==> flow/design.v <==
module ALU #(
    parameter DATA_W = 32
)
(
    input                       i_clk,    
    input                       i_rst_n,  
    input                       i_valid,  
    input [DATA_W - 1 : 0]      i_A,      
    input [DATA_W - 1 : 0]      i_B,      
    input [         2 : 0]      i_inst,   
    output [2*DATA_W - 1 : 0]   o_data,   
    output                      o_done    
);
    parameter S_IDLE           = 2'd0;
    parameter S_ONE_CYCLE_OP   = 2'd1;
    parameter S_MULTI_CYCLE_OP = 2'd2;
    reg  [         1: 0] state, state_nxt;  
    reg  [  DATA_W-1: 0] operand_a, operand_a_nxt;
    reg  [  DATA_W-1: 0] operand_b, operand_b_nxt;
    reg  [         2: 0] inst, inst_nxt;
    wire [  DATA_W-1: 0] add_buf, sub_buf;
    reg  [  2*DATA_W: 0] shift_reg, shift_reg_nxt;
    reg                  done, done_nxt;
    reg  [         4: 0] counter;
    assign add_buf = operand_a + operand_b;
    assign sub_buf = operand_a - operand_b;
    assign o_data = shift_reg[ 2*DATA_W-1: 0];
    assign o_done = done;
    always @(*) begin
        if (i_valid) begin
            operand_a_nxt = i_A;
            operand_b_nxt = i_B;
            inst_nxt      = i_inst;
        end
        else begin
            operand_a_nxt = operand_a;
            operand_b_nxt = operand_b;
            inst_nxt      = inst;
        end
    end
    always @(*) begin
        case(state)
            S_IDLE           :  begin
                if (i_valid) state_nxt = (i_inst >= 6 ) ? S_MULTI_CYCLE_OP : S_ONE_CYCLE_OP;
                else state_nxt = state;
            end
            S_ONE_CYCLE_OP   :  state_nxt = S_IDLE;
            S_MULTI_CYCLE_OP :  state_nxt = (counter == 31) ? S_IDLE : state;           
            default : state_nxt = state;
        endcase
    end
    always @(posedge i_clk) begin 
        counter <= (state == S_MULTI_CYCLE_OP) ? counter + 5'd1 : 5'd0;
    end
    always @(*) begin
        shift_reg_nxt = shift_reg;
        case (state)
            S_IDLE          : begin
                shift_reg_nxt = 65'b0;
                done_nxt = 1'b0;
            end
            S_ONE_CYCLE_OP  : begin
                case (inst)
                    3'd0    : begin
                        if ((operand_a[DATA_W-1] == 1) && (operand_b[DATA_W-1] == 1) && (add_buf[DATA_W-1] == 0))
                            shift_reg_nxt[31:0] = {1'b1, 31'b0};
                        else if ((operand_a[DATA_W-1] == 0) && (operand_b[DATA_W-1] == 0) && (add_buf[DATA_W-1] == 1))
                            shift_reg_nxt[31:0] = {1'b0, {31{1'b1}}};
                        else
                            shift_reg_nxt[31:0] = add_buf;
                    end
                    3'd1    : begin
                        if ((operand_a[DATA_W-1] == 1) && (operand_b[DATA_W-1] == 0) && (sub_buf[DATA_W-1] == 0))
                            shift_reg_nxt[31:0] = {1'b1, 31'b0};
                        else if ((operand_a[DATA_W-1] == 0) && (operand_b[DATA_W-1] == 1) && (sub_buf[DATA_W-1] == 1))
                            shift_reg_nxt[31:0] = {1'b0, {31{1'b1}}};
                        else
                            shift_reg_nxt[31:0] = sub_buf;
                    end
                    3'd2    : shift_reg_nxt[31:0] = operand_a & operand_b;
                    3'd3    : shift_reg_nxt[31:0] = operand_a | operand_b;
                    3'd4    : shift_reg_nxt[31:0] = ($signed(operand_a) < $signed(operand_b)) ? 32'd1 : 32'd0;
                    3'd5    : shift_reg_nxt[31:0] = $signed(operand_a) >>> $signed(operand_b);
                    default : shift_reg_nxt[31:0] = shift_reg[31:0];
                endcase
                shift_reg_nxt[64:32] = 33'b0;
                done_nxt = 1'b1;
            end
            S_MULTI_CYCLE_OP: begin
                case (inst)
                    3'd6    : begin
                        if (counter == 0)
                            shift_reg_nxt[31:0] = operand_a;
                        else
                            shift_reg_nxt[31:0] = shift_reg[31:0];
                        if(shift_reg_nxt[0] == 1)
                            shift_reg_nxt[64:32] = shift_reg[63:32] + operand_b;
                        else
                            shift_reg_nxt[64:32] = shift_reg[63:32];
                        shift_reg_nxt = shift_reg_nxt >> 1;
                        if (counter == 31) 
                            done_nxt = 1'b1;
                        else 
                            done_nxt = 1'b0;
                    end
                    3'd7    :begin
                        if (counter == 0) begin
                            if ((operand_b == 1) && (operand_a[31] == 1)) begin
                                shift_reg_nxt[31:1] = operand_a[30:0];
                                shift_reg_nxt[32] = 0;
                                shift_reg_nxt[0] = 1;
                            end
                            else begin
                                shift_reg_nxt[32:1] = operand_a;
                                shift_reg_nxt[0] = 0;
                            end
                            shift_reg_nxt[63:33] = shift_reg[63:33];
                        end
                        else begin
                            if (shift_reg[63:32] >= operand_b) begin
                                shift_reg_nxt[63:32] = shift_reg[63:32] - operand_b;
                                shift_reg_nxt[0] = 1;
                            end
                            else begin
                                shift_reg_nxt[63:32] = shift_reg[63:32];
                                shift_reg_nxt[0] = 0;
                            end
                            shift_reg_nxt[31:1] = shift_reg[31:1];
                        end
                        if (counter == 31) 
                            done_nxt = 1'b1;
                        else begin
                            shift_reg_nxt = shift_reg_nxt << 1;
                            done_nxt = 1'b0;
                        end
                    end
                    default :begin
                        shift_reg_nxt = shift_reg;
                        done_nxt = done;
                    end
                endcase
            end
            default : begin
                shift_reg_nxt = shift_reg;
                done_nxt = 1'b0;
            end
        endcase
    end
    always @(posedge i_clk or negedge i_rst_n) begin
        if(!i_rst_n) begin 
            done <= 0;
        end
        else begin
            done <= done_nxt;
        end
    end
    always @(posedge i_clk or negedge i_rst_n) begin
        if (!i_rst_n) begin
            state       <= S_IDLE;
            operand_a   <= 0;
            operand_b   <= 0;
            inst        <= 0;
            shift_reg   <= 0;
        end
        else begin
            state       <= state_nxt;
            operand_a   <= operand_a_nxt;
            operand_b   <= operand_b_nxt;
            inst        <= inst_nxt;
            shift_reg   <= shift_reg_nxt;
        end
    end
endmodule
From RTL to reports: ALU

What the tools print for ALU, step after step.
Line numbers count from 1 in the design file above.
Operators carry their Yosys type and port widths (W data, S select, Z words).
A cell with -- has no value.

Top module: ALU
Clock input: i_clk
Standard-cell library: sky130hd
Library corner: tt_025C_1v80

Word-level counts

Yosys after proc, flatten, opt, wreduce and memory -nomap, before mapping. Memory bits, and registers merged into a memory's read port (data or address), are not among the register bits. Print and check cells are not counted. Equal cells are merged and count once.

Bits in registers: 139
Latch bits: 0
Memory bits (writable): 0
Bits in read-only memories: 0
Word width x clocked read ports: 0
Memories: 0
Input port bits: 70
Output and inout port bits: 65

Add/subtract/negate cells: 5
Multipliers: 0
Div/mod/pow operators: 0
$lt $le $gt $ge: 3
Equality and inequality tests: 15
Shift operators: 1
Mux-type cells: 29
Bitwise logic cells: 6
Reduce/logical cells: 19

Operators by type and width:

| kind                  | number |
| $mux W32              | 8 |
| $pmux W32 S6          | 1 |
| $pmux W64 S2          | 1 |
| $pmux W32 S3          | 1 |
| $sub A32 B32 Y32      | 2 |
| $pmux W32 S2          | 1 |
| $mux W64              | 1 |
| $mux W31              | 2 |
| $add A32 B32 Y33      | 1 |
| $mux W33              | 1 |
| $eq A32 B1 Y1 const B | 1 |
| $add A32 B32 Y32      | 1 |
| $ge A32 B32 Y1        | 1 |
| $lt A32 B32 Y1        | 1 |
| $and A32 B32 Y32      | 1 |
| $or A32 B32 Y32       | 1 |
| $sshr A32 B32 Y32     | 1 |
| $eq A3 B3 Y1 const B  | 4 |
| $logic_and A1 B1 Y1   | 9 |
| $mux W1               | 8 |
| $ne A7 B7 Y1 const B  | 1 |
| $eq A3 B2 Y1 const B  | 2 |
| $reduce_and A3 Y1     | 2 |
| $pmux W2 S3           | 1 |
| $mux W2               | 3 |
| $add A5 B1 Y5 const B | 1 |
| $eq A5 B5 Y1 const B  | 1 |
| $logic_not A5 Y1      | 1 |

Other operator kinds: 14; their cells: 19.

Logic depth

Depth = most cells in a row (Yosys ltp): at word level without a register or memory, in the mapped netlist without a sequential cell, where the memories' decode and read muxes count.

Depth after elaboration: 7
ABC_AREA: 0
Gate-level depth with buffers: 18

After synthesis

Yosys stat after the flow's synthesis: flattened, memories mapped to cells. It holds for the ABC_AREA given above (unset counts as 0); a run with the other value may have another netlist.

Cell types:

| cell                      | number | total area (um^2) |
| sky130_fd_sc_hd__dfrtp_1  | 134    | 3.35E+03 |
| sky130_fd_sc_hd__ha_1     | 165    | 2064.48 |
| sky130_fd_sc_hd__o21ai_0  | 259    | 1.3E+03 |
| sky130_fd_sc_hd__a21oi_1  | 239    | 1.2E+03 |
| sky130_fd_sc_hd__nand2_1  | 315    | 1.18E+03 |
| sky130_fd_sc_hd__xnor2_1  | 84     | 735.706 |
| sky130_fd_sc_hd__nor2_1   | 183    | 686.909 |
| sky130_fd_sc_hd__mux4_2   | 26     | 585.562 |
| sky130_fd_sc_hd__inv_1    | 122    | 457.939 |
| sky130_fd_sc_hd__mux2i_1  | 45     | 450.432 |
| sky130_fd_sc_hd__nand3_1  | 71     | 355.341 |
| sky130_fd_sc_hd__a211oi_1 | 46     | 345.331 |
| sky130_fd_sc_hd__clkbuf_1 | 92     | 345.331 |
| sky130_fd_sc_hd__o211ai_1 | 38     | 285.274 |
| sky130_fd_sc_hd__a31oi_1  | 43     | 269.008 |
| sky130_fd_sc_hd__o31ai_2  | 21     | 262.752 |
| sky130_fd_sc_hd__buf_2    | 47     | 235.226 |
| sky130_fd_sc_hd__a221o_1  | 20     | 200.192 |

Not listed: further types 87, cells in them 506.

Cell count: 2456
Chip area (Yosys): 18427.7 um^2
Flip-flops: 140

Timing after synthesis

Path of least setup slack by OpenSTA after synthesis, without wires, with an ideal clock, recovery checks aside; 20% of the period is set as input and as output delay. Where synthesis merged equal registers, the netlist keeps one of their names.

Path kind: reg-to-reg
Start point: register operand_b[1]
End point: register shift_reg[11]
Period: 7.0 ns
Launch time at the first pin: 0.000 ns
Arrival: 3.713 ns
Data required time: 6.870 ns
Setup slack: 3.157 ns
Delay of the path: 3.843 ns
Stages on the path: 18
Period reached after synthesis: 3.843 ns

"delay of the path" is the arrival time less input delay plus setup time.
"stages on the path" counts driving pins, that of a launching flip-flop among them; a cell with two outputs on the path counts twice.
"period reached after synthesis" is the clock period less the worst setup slack; recovery checks do not enter. This is arithmetic on one report: input and output delays are still those of the set period (20% each).
Between the ends stands the longest chain of elaborated cells between them, by number of cells; it is not shown to be the way that was timed. Of several equally long chains one is given.
Each line given opens the expression or statement behind the cell; cells for indexed reads and writes are added by Yosys, which also makes memories of some case tables.

Path through: sky130_fd_sc_hd__dfrtp_1 -> sky130_fd_sc_hd__buf_2 -> sky130_fd_sc_hd__inv_1 -> sky130_fd_sc_hd__buf_2 -> sky130_fd_sc_hd__buf_1 -> sky130_fd_sc_hd__ha_1 -> sky130_fd_sc_hd__o21bai_1 -> sky130_fd_sc_hd__o2111ai_2 -> sky130_fd_sc_hd__a31oi_4 -> sky130_fd_sc_hd__nand3_4 -> sky130_fd_sc_hd__a31oi_4 -> sky130_fd_sc_hd__or4_4 -> sky130_fd_sc_hd__nand4_1 -> sky130_fd_sc_hd__and2_1 -> sky130_fd_sc_hd__buf_6 -> sky130_fd_sc_hd__buf_12 -> sky130_fd_sc_hd__a2111oi_2 -> sky130_fd_sc_hd__o31ai_2
Length of the longest elaborated chain: 6

Ends and longest elaborated chain, post-synthesis:

| element             | line | RTL |
| start, declared     | 19   | `reg  [  DATA_W-1: 0] operand_b, operand_b_nxt;` |
| start, assigned     | 161  | `operand_b   <= 0;` |
| start, assigned     | 168  | `operand_b   <= operand_b_nxt;` |
| $sub A32 B32 Y32    | 26   | `assign sub_buf = operand_a - operand_b;` |
| $logic_and A1 B1 Y1 | 75   | `else if ((operand_a[DATA_W-1] == 0) && (operand_b[DATA_W-1] == 1) && (sub_buf[DATA_W-1] == 1))` |
| $mux W32            | 75   |  |
| $mux W32            | 73   | `if ((operand_a[DATA_W-1] == 1) && (operand_b[DATA_W-1] == 0) && (sub_buf[DATA_W-1] == 0))` |
| $pmux W32 S6        | 63   | `case (inst)` |
| $pmux W32 S3        | 57   | `case (state)` |
| end, assigned       | 163  | `shift_reg   <= 0;` |
| end, assigned       | 170  | `shift_reg   <= shift_reg_nxt;` |
| end, declared       | 22   | `reg  [  2*DATA_W: 0] shift_reg, shift_reg_nxt;` |

Path in the finished layout

From the final timing report of entry B: the path of least setup slack in the routed layout; clock arrival at registers is part of the times.

Path kind: reg-to-reg
Start point: register operand_b[5]
End point: register shift_reg[25]
Period: 5.15 ns
Launch time at the first pin: 0.50 ns
Arrival: 4.85 ns
Data required time: 5.58 ns
Setup slack: 0.72 ns
Stages on the path: 14

Between the ends stands the longest chain of elaborated cells between them, by number of cells; it is not shown to be the way that was timed. Of several equally long chains one is given.

Path through: sky130_fd_sc_hd__dfrtp_1 -> sky130_fd_sc_hd__clkinv_1 -> sky130_fd_sc_hd__buf_4 -> sky130_fd_sc_hd__ha_1 -> sky130_fd_sc_hd__o21ai_1 -> sky130_fd_sc_hd__a21oi_1 -> sky130_fd_sc_hd__o2111ai_2 -> sky130_fd_sc_hd__a2111oi_4 -> sky130_fd_sc_hd__o21ai_2 -> sky130_fd_sc_hd__nand2_2 -> sky130_fd_sc_hd__xnor2_1 -> sky130_fd_sc_hd__a31oi_1 -> sky130_fd_sc_hd__o221ai_1 -> sky130_fd_sc_hd__nand3_1
Length of the longest elaborated chain: 6

Ends and longest elaborated chain, after layout:

| element             | line | RTL |
| start, declared     | 19   | `reg  [  DATA_W-1: 0] operand_b, operand_b_nxt;` |
| start, assigned     | 161  | `operand_b   <= 0;` |
| start, assigned     | 168  | `operand_b   <= operand_b_nxt;` |
| $sub A32 B32 Y32    | 26   | `assign sub_buf = operand_a - operand_b;` |
| $logic_and A1 B1 Y1 | 75   | `else if ((operand_a[DATA_W-1] == 0) && (operand_b[DATA_W-1] == 1) && (sub_buf[DATA_W-1] == 1))` |
| $mux W32            | 75   |  |
| $mux W32            | 73   | `if ((operand_a[DATA_W-1] == 1) && (operand_b[DATA_W-1] == 0) && (sub_buf[DATA_W-1] == 0))` |
| $pmux W32 S6        | 63   | `case (inst)` |
| $pmux W32 S3        | 57   | `case (state)` |
| end, assigned       | 163  | `shift_reg   <= 0;` |
| end, assigned       | 170  | `shift_reg   <= shift_reg_nxt;` |
| end, declared       | 22   | `reg  [  2*DATA_W: 0] shift_reg, shift_reg_nxt;` |

ALU through Yosys and OpenROAD on sky130hd: 5 stored runs, unordered, with their settings and measured results. The constraints put input and output delay at 20% of the set period each and load the outputs with 0.01 pF.
"time of the worst setup path": the worst setup path's part of the clock period (all of it between registers, 20% less for each end at a port) less its slack. A launch clock that arrives late makes it longer, a capture clock that arrives late makes it shorter.
By "total power of the final layout" is meant OpenSTA's value without simulated activity: inputs other than the clock are taken to toggle once in ten clock periods, and the tool carries that through the logic.
Among the settings, - means not set for that run.
Results: - = not shown.

| name                                                     | entry A | entry B    | entry C    | entry D    | entry E |
| ABC_AREA                                                 | 1       | -          | -          | 1          | 1       |
| CAP_MARGIN                                               | 15      | 20         | 20         | 20         | 15      |
| CELL_PAD_IN_SITES_DETAIL_PLACEMENT                       | 1       | -          | -          | -          | 1       |
| CORE_ASPECT_RATIO                                        | 0.53    | -          | -          | -          | 1.15    |
| CORE_MARGIN                                              | 6       | 2          | 2          | 2          | 6       |
| CORE_UTILIZATION                                         | 59      | 40         | 40         | 37         | 57      |
| CTS_CLUSTER_DIAMETER                                     | 222     | -          | -          | 107        | 222     |
| CTS_CLUSTER_SIZE                                         | 22      | -          | -          | 12         | 22      |
| GPL_ROUTABILITY_DRIVEN                                   | 1       | -          | -          | -          | 1       |
| GPL_TIMING_DRIVEN                                        | 1       | -          | -          | 0          | 1       |
| HOLD_SLACK_MARGIN                                        | 0.05    | -          | -          | -          | 0.05    |
| MAX_ROUTING_LAYER                                        | met4    | -          | -          | met5       | met4    |
| PLACE_DENSITY_LB_ADDON                                   | 0.23    | -          | -          | -          | 0.23    |
| SETUP_SLACK_MARGIN                                       | -0.25   | -          | -          | -          | -0.25   |
| SLEW_MARGIN                                              | 35      | 20         | 20         | 20         | 35      |
| period_ns                                                | 3.77    | 5.15       | 4.57       | 5.54       | 4.4     |
| CELL_PAD_IN_SITES_GLOBAL_PLACEMENT                       | -       | -          | -          | 2          | -       |
| TNS_END_PERCENT                                          | -       | -          | -          | -          | 50      |
| cell area after synthesis (um^2)                         | -       | 18427.7    | 18427.7    | 19581.3    | -       |
| die outline area (um^2)                                  | -       | 47801.3    | 47801.3    | 54779.4    | -       |
| area of the standard cells in the finished layout (um^2) | -       | 20709.9    | 20980.1    | 22390.2    | -       |
| worst setup slack after layout (ns)                      | -       | 0.724      | 0.206      | 0.171      | -       |
| post-route setup TNS (ns)                                | -       | 0.000      | 0.000      | 0.000      | -       |
| worst hold slack after layout (ns)                       | -       | 0.452      | 0.454      | 0.468      | -       |
| total power of the final layout (W)                      | -       | 0.008928   | 0.010199   | 0.008601   | -       |
| time of the worst setup path (ns)                        | -       | 4.43       | 4.36       | 5.37       | -       |
| worst path kind                                          | -       | reg-to-reg | reg-to-reg | reg-to-reg | -       |

Entry A: did not finish, placement stopped with DPL-0033
Entry E: did not finish, routing stopped with GRT-0116
